==> flow/design.v <==
`timescale 1ns/1ps
module RxD (
    input  wire       clk,
    input  wire       rx,        
    input  wire       rst,       
    output reg [7:0]  data,
    output reg        data_valid
);
    parameter CLK_FREQ = 100_000_000;            
    parameter BAUD     = 115200;
    localparam integer BAUD_TICKS = 868;         
    localparam integer HALF_BAUD  = 434;         
    reg [15:0] counter;                          
    reg [3:0]  bit_index;                        
    reg [9:0]  shift_reg;       
    reg [9:0]  next_shift;                      
    reg        receiving;                
    reg rx_ff1, rx_ff2; 
    wire rx_sync;
    always @(posedge clk) begin
        if (rst) begin
            rx_ff1 <= 1'b1;
            rx_ff2 <= 1'b1;
        end else begin
            rx_ff1 <= rx;
            rx_ff2 <= rx_ff1;
        end
    end
    assign rx_sync = rx_ff2;
    always @(posedge clk) begin
        if (rst) begin                           
            receiving  <= 1'b0;
            counter    <= 0;
            bit_index  <= 0;
            shift_reg  <= 10'b1111111111;
            data       <= 8'h00;
            data_valid <= 1'b0;
        end else begin
            data_valid <= 1'b0;                  
            if (!receiving) begin                
                if (rx_sync == 1'b0) begin
                    receiving <= 1'b1;           
                    counter   <= HALF_BAUD;      
                    bit_index <= 0;              
                end
            end else begin                       
                if (counter == BAUD_TICKS - 1) begin     
                    counter <= 0;                
                    next_shift = {rx_sync, shift_reg[9:1]};
                    shift_reg <= next_shift;
                    if (bit_index == 9) begin    
                        receiving  <= 1'b0;
                        data       <= next_shift[8:1];       
                        data_valid <= 1'b1;                  
                    end
                    bit_index <= bit_index + 1;      
                end else begin
                    counter <= counter + 1;          
                end
            end
        end
    end
endmodule
module TxD (
    input wire clk,
    input wire [7:0] data,
    input wire send,
    input wire rst,
    output reg tx,
    output reg busy
);
    parameter CLK_FREQ = 100000000;  
    parameter BAUD     = 115200;
    localparam integer BAUD_TICKS = 868;
    reg [15:0] counter;
    reg [3:0]  bit_index;
    reg [9:0]  shift_reg;
    always @(posedge clk) begin
        if (rst) begin
            busy      <= 1'b0;                 
            tx        <= 1'b1;                 
            counter   <= 0;
            bit_index <= 0;
            shift_reg <= 10'b1111111111;
        end 
        else begin
            if (!busy) begin
                tx <= 1'b1;  
                if (send) begin
                    shift_reg <= {1'b1, data, 1'b0}; 
                    busy      <= 1'b1;
                    counter   <= 0;
                    bit_index <= 0;
                end
            end 
            else begin 
                if (counter == BAUD_TICKS - 1) begin
                    counter   <= 0;
                    tx        <= shift_reg[0];  
                    shift_reg <= {1'b1, shift_reg[9:1]};  
                    bit_index <= bit_index + 1;
                    if (bit_index == 9) begin
                        busy <= 1'b0; 
                    end
                end 
                else begin
                    counter <= counter + 1;
                end
            end
        end
    end
endmodule
module data_parser (
    input  wire        clk,
    input  wire        rst,
    input  wire [7:0]  data_in,              
    input  wire        data_valid,           
    output reg  [7:0]  CT_out,               
    output reg [15:0]  FSA_out,
    output reg [15:0]  LSA_out,
    output reg         start_frame,          
    output reg         frame_done,
    output reg         sample_valid,         
    output reg [15:0]  sample_value,         
    output reg [15:0]  sample_idx           
);
    localparam S_HDR1      = 4'd0;          
    localparam S_HDR2      = 4'd1;
    localparam S_CT        = 4'd2;
    localparam S_FSA_LO    = 4'd3;
    localparam S_FSA_HI    = 4'd4;
    localparam S_LSA_LO    = 4'd5;
    localparam S_LSA_HI    = 4'd6;
    localparam S_SAMPLE_LO = 4'd7;
    localparam S_SAMPLE_HI = 4'd8;
    reg [3:0] state;                         
    reg [7:0] sample_lo;                     
    reg [15:0] next_sample_idx;              
    reg [15:0] sample_value_buf;
    reg [15:0] sample_idx_buf;
    reg        sample_ready;          
    reg        frame_done_pending;    
    always @(posedge clk) begin
        if (rst) begin                       
            state            <= S_HDR1;
            CT_out           <= 8'd0;
            FSA_out          <= 16'd0;
            LSA_out          <= 16'd0;
            start_frame      <= 1'b0;
            sample_valid     <= 1'b0;
            sample_value     <= 16'd0;
            sample_idx       <= 16'd0;
            frame_done       <= 1'b0;
            sample_lo        <= 8'd0;
            next_sample_idx  <= 16'd0;
            sample_value_buf <= 16'd0;
            sample_idx_buf   <= 16'd0;
            sample_ready     <= 1'b0;
            frame_done_pending<=1'b0;
        end else begin                       
            start_frame  <= 1'b0;
            sample_valid <= 1'b0;
            frame_done   <= 1'b0;
            if (sample_ready) begin
                sample_valid <= 1'b1;
                sample_value <= sample_value_buf;
                sample_idx   <= sample_idx_buf;
                if (frame_done_pending) begin
                    frame_done <= 1'b1;
                end
                sample_ready      <= 1'b0;
                frame_done_pending<= 1'b0;
            end
            case (state)
                S_HDR1: if (data_valid && data_in == 8'h55) state <= S_HDR2;      
                S_HDR2: if (data_valid) begin                       
                    if (data_in == 8'hAA) state <= S_CT;
                    else if (data_in == 8'h55) state <= S_HDR2;      
                    else state <= S_HDR1;                            
                end
                S_CT: if (data_valid) begin              
                    CT_out <= data_in;
                    start_frame <= 1'b1;
                    state <= S_FSA_LO;
                end
                S_FSA_LO: if (data_valid) begin          
                    FSA_out[7:0] <= data_in;
                    state <= S_FSA_HI;
                end
                S_FSA_HI: if (data_valid) begin          
                    FSA_out[15:8] <= data_in;
                    state <= S_LSA_LO;
                end
                S_LSA_LO: if (data_valid) begin          
                    LSA_out[7:0] <= data_in;
                    state <= S_LSA_HI;
                end
                S_LSA_HI: if (data_valid) begin          
                    LSA_out[15:8] <= data_in;
                    next_sample_idx <= 16'd0;            
                    state <= S_SAMPLE_LO;
                end
                S_SAMPLE_LO: if (data_valid) begin       
                    sample_lo <= data_in;
                    state <= S_SAMPLE_HI;
                end
                S_SAMPLE_HI: if (data_valid) begin
                    sample_value_buf <= {data_in, sample_lo};        
                    sample_idx_buf   <= next_sample_idx;
                    sample_ready     <= 1'b1;
                    if (next_sample_idx + 1 == CT_out) begin         
                        frame_done_pending <= 1'b1;
                        next_sample_idx <= 16'd0;
                        state <= S_HDR1;
                    end else begin
                        next_sample_idx <= next_sample_idx + 1;      
                        state <= S_SAMPLE_LO;
                    end
                end
                default: state <= S_HDR1;                            
            endcase
        end
    end
endmodule
module sample_processor (
    input  wire        clk,
    input  wire        rst,
    input  wire        start_frame,
    input  wire        sample_valid,
    input  wire [15:0] sample_value,
    input  wire [15:0] sample_idx_in,
    output reg  [15:0] max_idx,
    output reg  [15:0] min_idx,
    output reg  [15:0] max_dist,
    output reg  [15:0] min_dist,
    output reg  [15:0] obs_alert
);
    wire [10:0] THRESH = 11'b10000000000;
    wire is_close = sample_value < THRESH;
    wire [15:0] mask = (sample_idx_in < 16) ? (16'h1 << sample_idx_in) : 16'h0;
    always @(posedge clk) begin
        if (rst) begin                       
            max_idx  <= 16'd0;
            min_idx  <= 16'd0;
            max_dist <= 16'd0;
            min_dist <= 16'hFFFF;
            obs_alert<= 16'd0;
        end else if (start_frame) begin
            max_idx  <= 16'd0;                       
            min_idx  <= 16'd0;
            max_dist <= 16'd0;
            min_dist <= 16'hFFFF;
            obs_alert<= 16'd0;
        end else if (sample_valid) begin
            if (sample_value > max_dist) begin       
                max_dist <= sample_value;
                max_idx  <= sample_idx_in;
            end
            if (sample_value < min_dist) begin
                min_dist <= sample_value;
                min_idx  <= sample_idx_in;
            end
            obs_alert <= obs_alert | (mask & {16{is_close}});
        end
    end
endmodule
module angle_calc_simple (
    input  wire        clk,
    input  wire        rst,         
    input  wire        start,       
    input  wire [15:0] FSA,
    input  wire [15:0] LSA,
    input  wire [7:0]  CT,         
    input  wire [15:0] max_idx, 
    input  wire [15:0] min_idx,
    output reg  [15:0] max_angle,
    output reg  [15:0] min_angle,
    output reg         done         
);
    function [4:0] ct_log2;
        input [7:0] in_ct;
        begin
            case (in_ct)
                8'd1:   ct_log2 = 5'd0;
                8'd2:   ct_log2 = 5'd1;
                8'd4:   ct_log2 = 5'd2;
                8'd8:   ct_log2 = 5'd3;
                8'd16:  ct_log2 = 5'd4;
                8'd32:  ct_log2 = 5'd5;
                8'd64:  ct_log2 = 5'd6;
                8'd128: ct_log2 = 5'd7;
                default: ct_log2 = 5'd0;
            endcase
        end
    endfunction
    reg [15:0] FSA_r, LSA_r;
    reg [7:0]  CT_r;
    reg [15:0] max_idx_r, min_idx_r;
    reg [31:0] span_r;    
    reg [4:0]  k_r;       
    reg        do_calc;   
    wire [31:0] delta_w;
    assign delta_w = (k_r == 5'd0) ? span_r : (span_r >> k_r);
    wire [47:0] prod_max_w = delta_w * max_idx_r;
    wire [47:0] prod_min_w = delta_w * min_idx_r;
    wire [47:0] sum_max_w = prod_max_w + {32'd0, FSA_r};
    wire [47:0] sum_min_w = prod_min_w + {32'd0, FSA_r};
    wire [47:0] sum_max_adj_w = (sum_max_w >= 48'd36000) ? (sum_max_w - 48'd36000) : sum_max_w;
    wire [47:0] sum_min_adj_w = (sum_min_w >= 48'd36000) ? (sum_min_w - 48'd36000) : sum_min_w;
    always @(posedge clk) begin
        if (rst) begin                                   
            FSA_r     <= 16'd0;
            LSA_r     <= 16'd0;
            CT_r      <= 8'd0;
            max_idx_r <= 16'd0;
            min_idx_r <= 16'd0;
            span_r    <= 32'd0;
            k_r       <= 5'd0;
            do_calc   <= 1'b0;
            max_angle <= 16'd0;
            min_angle <= 16'd0;
            done      <= 1'b0;
        end else begin
            done <= 1'b0;
            if (start) begin                             
                FSA_r     <= FSA;
                LSA_r     <= LSA;
                CT_r      <= CT;
                max_idx_r <= max_idx;
                min_idx_r <= min_idx;
                if (LSA >= FSA) span_r <= LSA - FSA;     
                else             span_r <= (LSA + 16'd36000) - FSA;
                k_r <= ct_log2(CT);
                do_calc <= 1'b1;
            end else if (do_calc) begin                  
                max_angle <= sum_max_adj_w[15:0];
                min_angle <= sum_min_adj_w[15:0];
                done <= 1'b1;
                do_calc <= 1'b0;
            end
        end
    end
endmodule
`timescale 1ns/1ps
module distance_process (
    input  wire        clk,
    input  wire        rst,
    input  wire [7:0]  data_in,
    input  wire        data_valid,
    output wire [15:0] max_idx,
    output wire [15:0] min_idx,
    output wire [15:0] max_dist,
    output wire [15:0] min_dist,
    output wire [15:0] obs_alert,
    output wire [15:0] max_angle,
    output wire [15:0] min_angle,
    output wire        angle_done
);
    wire [7:0]  CT_w;
    wire [15:0] FSA_w, LSA_w;
    wire        start_frame_w;
    wire        sample_valid_w;
    wire [15:0] sample_value_w;
    wire [15:0] sample_idx_w;
    wire        frame_done_w;
    data_parser u_parser (
        .clk(clk),
        .rst(rst),
        .data_in(data_in),
        .data_valid(data_valid),
        .CT_out(CT_w),
        .FSA_out(FSA_w),
        .LSA_out(LSA_w),
        .start_frame(start_frame_w),
        .sample_valid(sample_valid_w),
        .sample_value(sample_value_w),
        .sample_idx(sample_idx_w),
        .frame_done(frame_done_w)
    );
    sample_processor u_sp (
        .clk(clk),
        .rst(rst),
        .start_frame(start_frame_w),
        .sample_valid(sample_valid_w),
        .sample_value(sample_value_w),
        .sample_idx_in(sample_idx_w),
        .max_idx(max_idx),
        .min_idx(min_idx),
        .max_dist(max_dist),
        .min_dist(min_dist),
        .obs_alert(obs_alert)
    );
    reg frame_done_d;
    reg angle_start_pulse;
    always @(posedge clk) begin
        if (rst) begin
            frame_done_d <= 1'b0;                
            angle_start_pulse <= 1'b0;
        end else begin
            frame_done_d <= frame_done_w;        
            angle_start_pulse <= frame_done_d;
        end
    end
    angle_calc_simple u_angle (
        .clk(clk),
        .rst(rst),
        .start(angle_start_pulse),
        .FSA(FSA_w),
        .LSA(LSA_w),
        .CT(CT_w),
        .max_idx(max_idx),
        .min_idx(min_idx),
        .max_angle(max_angle),
        .min_angle(min_angle),
        .done(angle_done)
    );
endmodule
`timescale 1ns/1ps
module lidar_system_top (
    input  wire clk,
    input  wire rst,
    input  wire rx,      
    output wire tx,      
    output wire [15:0] dbg_max_idx,
    output wire [15:0] dbg_min_idx,
    output wire [15:0] dbg_max_dist,
    output wire [15:0] dbg_min_dist,
    output wire [15:0] dbg_obs_alert,
    output wire [15:0] dbg_max_angle,
    output wire [15:0] dbg_min_angle,
    output wire        dbg_angle_done
);
    wire [7:0] rx_data;
    wire       rx_valid;
    RxD u_rxd (
        .clk(clk),
        .rx(rx),
        .rst(rst),
        .data(rx_data),
        .data_valid(rx_valid)
    );
    wire [15:0] max_idx, min_idx, max_dist, min_dist, obs_alert;
    wire [15:0] max_angle, min_angle;
    wire        angle_done;
    distance_process u_dp (
        .clk(clk),
        .rst(rst),
        .data_in(rx_data),
        .data_valid(rx_valid),
        .max_idx(max_idx),
        .min_idx(min_idx),
        .max_dist(max_dist),
        .min_dist(min_dist),
        .obs_alert(obs_alert),
        .max_angle(max_angle),
        .min_angle(min_angle),
        .angle_done(angle_done)
    );
    reg [7:0] tx_data;               
    reg       tx_send;               
    wire      tx_busy;               
    reg [31:0] tx_packet;            
    TxD u_txd (
        .clk(clk),
        .rst(rst),
        .data(tx_data),
        .send(tx_send),
        .tx(tx),
        .busy(tx_busy)
    );
    localparam TX_IDLE  = 3'd0;  
    localparam TX_PREP  = 3'd1;  
    localparam TX_SEND  = 3'd2;  
    localparam TX_WAIT  = 3'd3;  
    reg [2:0] tx_state;     
    reg [1:0] byte_ptr;     
    reg [15:0] send_word;   
    reg angle_done_d;
    always @(posedge clk) begin
        if (rst) angle_done_d <= 1'b0;
        else     angle_done_d <= angle_done;
    end
    always @(posedge clk) begin
        if (rst) begin                           
            tx_state   <= TX_IDLE;
            tx_send    <= 1'b0;
            tx_data    <= 8'd0;
            tx_packet  <= 32'd0;
            byte_ptr   <= 2'd0;
        end else begin
            tx_send <= 1'b0;
            case (tx_state)
                TX_IDLE: begin
                    if (angle_done_d) begin
                        tx_packet <= { min_angle[15:8], min_angle[7:0], max_angle[15:8], max_angle[7:0] };
                        byte_ptr <= 2'd0;            
                        tx_state <= TX_PREP;         
                    end
                end
                TX_PREP: begin
                    case (byte_ptr)                 
                        2'd0: tx_data <= tx_packet[7:0];     
                        2'd1: tx_data <= tx_packet[15:8];    
                        2'd2: tx_data <= tx_packet[23:16];   
                        2'd3: tx_data <= tx_packet[31:24];   
                        default: tx_data <= 8'h00;
                    endcase
                    tx_state <= TX_SEND;
                end
                TX_SEND: begin
                    if (!tx_busy) begin          
                        tx_send <= 1'b1;
                        tx_state <= TX_WAIT;
                    end
                end
                TX_WAIT: begin                       
                    if (!tx_busy) begin
                        if (byte_ptr == 2'd3) begin  
                            byte_ptr <= 2'd0;
                            tx_state <= TX_IDLE;
                       end else begin                
                            byte_ptr <= byte_ptr + 1'b1;
                            tx_state <= TX_PREP;
                        end
                    end
                end
                default: tx_state <= TX_IDLE;        
            endcase
        end
    end
    assign dbg_max_idx   = max_idx;
    assign dbg_min_idx   = min_idx;
    assign dbg_max_dist  = max_dist;
    assign dbg_min_dist  = min_dist;
    assign dbg_obs_alert = obs_alert;
    assign dbg_max_angle = max_angle;
    assign dbg_min_angle = min_angle;
    assign dbg_angle_done = angle_done;
endmodule
# Tool chain data of lidar_system_top
# Tool output for the design above, in the order of the flow.
# Lines are those of the file above, counted from 1.
# Operators carry their Yosys type and port widths (W data, S select, Z words).
# Cell names lack the library's common part.
# Not given: --
# inputs
design	lidar_system_top
clock	clk
library	sky130hd
lib_corner	tt_025C_1v80

# After elaboration
# Source: Yosys, flattened and elaborated, memories not mapped. Widths are those after wreduce. Registers that Yosys merges into a memory's read port (data or address) are not register bits. Print and check cells do not count. Equal cells are merged and count once.
# classes
eq_ne	43
n_mux	67
n_cmp	7
mul	2
n_reduce_logical	35
addsub	13
bitwise	10
shift	2
div	0
# ops
operator	count
$mul A32 B16 Y48	2
$mux W16	12
$add A48 B16 Y48	2
$ge A48 B16 Y1 const B	2
$mux W32	2
$mux W4	15
$pmux W4 S9	1
$add A16 B1 Y16 const B	2
$eq A16 B10 Y1 const B	2
$sub A16 B16 Y16 const B	2
$shr A32 B5 Y32	1
$eq A32 B8 Y1	1
$pmux W16 S2	1
$pmux W8 S4	1
$mux W10	3
$ne A2 B2 Y1 const B	14
$reduce_and A2 Y1	14
$pmux W3 S7	1
$mux W1	21
$sub A17 B16 Y18	1
$add A16 B1 Y17 const B	1
$sub A16 B16 Y17	1
$add A16 B16 Y17 const B	1
$shl A1 B16 Y16 const A	1
$lt A16 B11 Y1 const B	1
$ge A16 B16 Y1	1
$gt A16 B16 Y1	1
$lt A16 B16 Y1	1
# Other operator kinds: 36; their cells: 71.
# bits
output_inout_bits	114
clocked_rd_ports_x_width	0
ramBits	0
wordCells	231
romBits	0
latch_bits	0
register_bits	459
n_memories	0
input_bits	3

# Logic depth
# Longest topological path by Yosys (ltp), each cell counted once; first at word level (registers and memories cut), then after technology mapping (sequential cells cut; the memories' decode and read muxes count).
# logic_depth
depth_word	6
abc_area	1
depth_mapped	47

# Netlist
# Yosys stat after the flow's synthesis: flattened, memories mapped to cells. It holds for the ABC_AREA given above (unset counts as 0); a run with the other value may have another netlist.
# mapped
ffs	446
area_mm2	0.0534087
cells	7261
buf_cells	246
sequential_area_mm2	0.0089286
# by_type
type	count
fa_1	814
dfxtp_1	446
nand2_1	1652
inv_1	1644
ha_1	358
nor2_1	792
o21ai_0	337
a21oi_1	320
nand3_1	228
clkbuf_1	221
xor2_1	49
o22ai_1	45
nand4_1	41
nor3_1	37
xnor2_1	20
nand3b_1	20
o211ai_1	18
o21bai_1	17
# Other cell types: 38; their cells: 202.

# Path before layout
# OpenSTA on the mapped netlist: ideal clock, no wires. The path of least setup slack (recovery checks aside). Input and output delay are each 20% of the period. Register names are those of the netlist, which keeps one name where synthesis merged equal registers.
# synth_path
path_type	reg-to-reg
from	register u_dp.u_angle.k_r[0]
to	register u_dp.u_angle.min_angle[9]
tclk_ns	10.0
path_delay_ns	7.327
arrival_time_ns	7.218
path_buffers	4
driving_pins	42
setup_time_ns	0.109
path_slack_ns	2.673
synth_period_reached_ns	7.327
# "path_delay_ns" is the arrival time less input delay plus setup time.
# "driving_pins": output pins that drive a net of the path, with the launching flip-flop's if there is one; two outputs of one cell count as two.
# "synth_period_reached_ns" is the clock period less the worst setup slack; recovery checks do not enter. This is arithmetic on one report: input and output delays are still those of the set period (20% each).
# Between the ends stands the longest chain of elaborated cells between them, by number of cells; it is not shown to be the way that was timed. Of several equally long chains one is given.
# A line is the first line of the expression or statement that the cell stems from. Yosys adds cells for indexed reads and writes and turns some case tables into memories.
# synth_via
cell_sequence	dfxtp_1 -> clkbuf_1 -> clkbuf_1 -> o21ai_0 -> nand2_1 -> o21ai_0 -> inv_1 -> nor2_1 -> a21oi_1 -> clkbuf_1 -> nand2_1 -> fa_1 -> inv_1 -> fa_1 -> fa_1 -> inv_1 -> fa_1 -> inv_1 -> (+6 left out) -> inv_1 -> nand2_1 -> nand2_1 -> inv_2 -> nand3_1 -> xnor2_1 -> nand2_1 -> nor2_1 -> nand2_1 -> nand2_1 -> nand3_2 -> nor2_4 -> nand3_4 -> buf_6 -> nand2_1 -> o211ai_2 -> nand2_1 -> inv_1
elab_chain_len	6
# synth_lines
item	line	source
start, declared	300	reg [4:0]  k_r;
start, assigned	318	k_r       <= 5'd0;
start, assigned	333	k_r <= ct_log2(CT);
$shr A32 B5 Y32	303	assign delta_w = (k_r == 5'd0) ? span_r : (span_r >> k_r);
$mux W32	303
$mul A32 B16 Y48	305	wire [47:0] prod_min_w = delta_w * min_idx_r;
$add A48 B16 Y48	307	wire [47:0] sum_min_w = prod_min_w + {32'd0, FSA_r};
$sub A16 B16 Y16	309	wire [47:0] sum_min_adj_w = (sum_min_w >= 48'd36000) ? (sum_min_w - 48'd36000) : sum_min_w;
$mux W16	309
end, assigned	321	min_angle <= 16'd0;
end, assigned	337	min_angle <= sum_min_adj_w[15:0];
end, declared	277	output reg  [15:0] min_angle,

# Worst path after layout
# From the final timing report of job 1: the path of least setup slack in the routed layout; clock arrival at registers is part of the times.
# layout_path
path_type	reg-to-reg
from	register u_dp.u_angle.k_r[0]
to	register u_dp.u_angle.min_angle[9]
driving_pins	40
path_buffers	4
path_slack_ns	1.11
setup_time_ns	0.05
arrival_time_ns	8.83
tclk_ns	9.37
# Between the ends stands the longest chain of elaborated cells between them, by number of cells; it is not shown to be the way that was timed. Of several equally long chains one is given.
# layout_via
cell_sequence	dfxtp_2 -> buf_8 -> mux2i_1 -> nand2_1 -> o21ai_2 -> nand2_1 -> nand2_1 -> buf_4 -> clkinvlp_4 -> buf_12 -> nand2_1 -> fa_1 -> inv_1 -> fa_1 -> fa_1 -> fa_1 -> fa_1 -> inv_1 -> (+4 left out) -> nor2_1 -> nand2_1 -> nand2_1 -> inv_1 -> nand2_1 -> nand2_1 -> nand2_1 -> nand2_1 -> nor2_1 -> nand2_1 -> nor2_1 -> nand3_1 -> nor2_4 -> nand3_4 -> buf_4 -> o211ai_2 -> nand2_1 -> inv_1
elab_chain_len	6
# layout_lines
item	line	source
start, declared	300	reg [4:0]  k_r;
start, assigned	318	k_r       <= 5'd0;
start, assigned	333	k_r <= ct_log2(CT);
$shr A32 B5 Y32	303	assign delta_w = (k_r == 5'd0) ? span_r : (span_r >> k_r);
$mux W32	303
$mul A32 B16 Y48	305	wire [47:0] prod_min_w = delta_w * min_idx_r;
$add A48 B16 Y48	307	wire [47:0] sum_min_w = prod_min_w + {32'd0, FSA_r};
$sub A16 B16 Y16	309	wire [47:0] sum_min_adj_w = (sum_min_w >= 48'd36000) ? (sum_min_w - 48'd36000) : sum_min_w;
$mux W16	309
end, assigned	321	min_angle <= 16'd0;
end, assigned	337	min_angle <= sum_min_adj_w[15:0];
end, declared	277	output reg  [15:0] min_angle,

Add stored flow runs of lidar_system_top

Record of 3 stored runs of the RTL-to-layout flow on lidar_system_top, platform sky130hd. The runs are unordered. Constraints: input delay and output delay 20% of the set period each, output load 0.01 pF.
"achieved_clock_period_ns" is the run's clock period less its worst setup slack. It is reckoned from that one timing run; input and output delays stay at 20% of the period that was set.
By "worstPathTime_ns" is meant the share of the clock period that the worst setup path is allowed (20% is reserved at inputs, 20% at outputs), minus its slack. Clock arrival times at its registers enter into it.
"power_total_w" is the tool's figure for a default switching activity; nothing was simulated.

Job 1, flow files:
==> flow/run.sh <==
#!/bin/bash
# the make line also repeats the synthesis and layout settings of config.mk as NAME=value (left out here)
make -C /OpenROAD-flow-scripts/flow DESIGN_CONFIG=/design/flow/config.mk WORK_HOME=/design/flow/orfs CLKGATE_MAP_FILE= finish
==> flow/config.mk <==
export PLATFORM = sky130hd
export DESIGN_NAME = lidar_system_top
export DESIGN_NICKNAME = lidar_system_top
export VERILOG_FILES = /design/flow/design.v
export SDC_FILE = /design/flow/constraint.sdc
export NUM_CORES = 4
export LEC_CHECK = 0
export ABC_AREA = 1
export CAP_MARGIN = 40
export CELL_PAD_IN_SITES_GLOBAL_PLACEMENT = 2
export CORE_ASPECT_RATIO = 0.69
export CORE_MARGIN = 2
export CORE_UTILIZATION = 46
export CTS_CLUSTER_DIAMETER = 167
export GPL_ROUTABILITY_DRIVEN = 0
export GPL_TIMING_DRIVEN = 1
export PLACE_DENSITY_LB_ADDON = 0.1
export SETUP_SLACK_MARGIN = 0.91
export SLEW_MARGIN = 35
export TNS_END_PERCENT = 5
==> flow/constraint.sdc <==
create_clock -name core_clock -period 9.37 [get_ports {clk}]
set_input_delay 1.8740 -clock core_clock [delete_from_list [all_inputs] [get_ports {clk}]]
set_output_delay 1.8740 -clock core_clock [all_outputs]
set_load 0.01 [all_outputs]

==> results of job 1, as CSV <==
result,value
ws_setup_ns,1.109
post_synth_area_mm2,0.0534087
worstPathTime_ns,8.26
worst_setup_path_type,"reg-to-reg"
stdcell_area_mm2,0.0588077
achieved_clock_period_ns,8.261
die_mm2,0.118893
power_total_w,0.004181

Job 2, flow files:
==> flow/run.sh <==
#!/bin/bash
# the make line also repeats the synthesis and layout settings of config.mk as NAME=value (left out here)
make -C /OpenROAD-flow-scripts/flow DESIGN_CONFIG=/design/flow/config.mk WORK_HOME=/design/flow/orfs CLKGATE_MAP_FILE= finish
==> flow/config.mk <==
export PLATFORM = sky130hd
export DESIGN_NAME = lidar_system_top
export DESIGN_NICKNAME = lidar_system_top
export VERILOG_FILES = /design/flow/design.v
export SDC_FILE = /design/flow/constraint.sdc
export NUM_CORES = 4
export LEC_CHECK = 0
export CAP_MARGIN = 20
export CORE_MARGIN = 2
export CORE_UTILIZATION = 37
export PLACE_DENSITY = 0.6
export SLEW_MARGIN = 20
==> flow/constraint.sdc <==
create_clock -name core_clock -period 9.63 [get_ports {clk}]
set_input_delay 1.9260 -clock core_clock [delete_from_list [all_inputs] [get_ports {clk}]]
set_output_delay 1.9260 -clock core_clock [all_outputs]
set_load 0.01 [all_outputs]

==> results of job 2, as CSV <==
result,value
ws_setup_ns,0.575
post_synth_area_mm2,0.0530634
worstPathTime_ns,9.05
worst_setup_path_type,"reg-to-reg"
stdcell_area_mm2,0.0580407
achieved_clock_period_ns,9.055
die_mm2,0.146459
power_total_w,0.003701

Job 3, flow files:
==> flow/run.sh <==
#!/bin/bash
# the make line also repeats the synthesis and layout settings of config.mk as NAME=value (left out here)
make -C /OpenROAD-flow-scripts/flow DESIGN_CONFIG=/design/flow/config.mk WORK_HOME=/design/flow/orfs CLKGATE_MAP_FILE= finish
==> flow/config.mk <==
export PLATFORM = sky130hd
export DESIGN_NAME = lidar_system_top
export DESIGN_NICKNAME = lidar_system_top
export VERILOG_FILES = /design/flow/design.v
export SDC_FILE = /design/flow/constraint.sdc
export NUM_CORES = 4
export LEC_CHECK = 0
export ABC_AREA = 1
export CAP_MARGIN = 20
export CORE_ASPECT_RATIO = 1.67
export CORE_MARGIN = 2
export CORE_UTILIZATION = 40
export GPL_TIMING_DRIVEN = 0
export HOLD_SLACK_MARGIN = 0.11
export SLEW_MARGIN = 0
export TNS_END_PERCENT = 90
==> flow/constraint.sdc <==
create_clock -name core_clock -period 10.0 [get_ports {clk}]
set_input_delay 2.0000 -clock core_clock [delete_from_list [all_inputs] [get_ports {clk}]]
set_output_delay 2.0000 -clock core_clock [all_outputs]
set_load 0.01 [all_outputs]

==> results of job 3, as CSV <==
result,value
ws_setup_ns,0.426
post_synth_area_mm2,0.0534087
worstPathTime_ns,9.57
worst_setup_path_type,"reg-to-reg"
stdcell_area_mm2,0.0583435
achieved_clock_period_ns,9.574
die_mm2,0.136558
power_total_w,0.003611
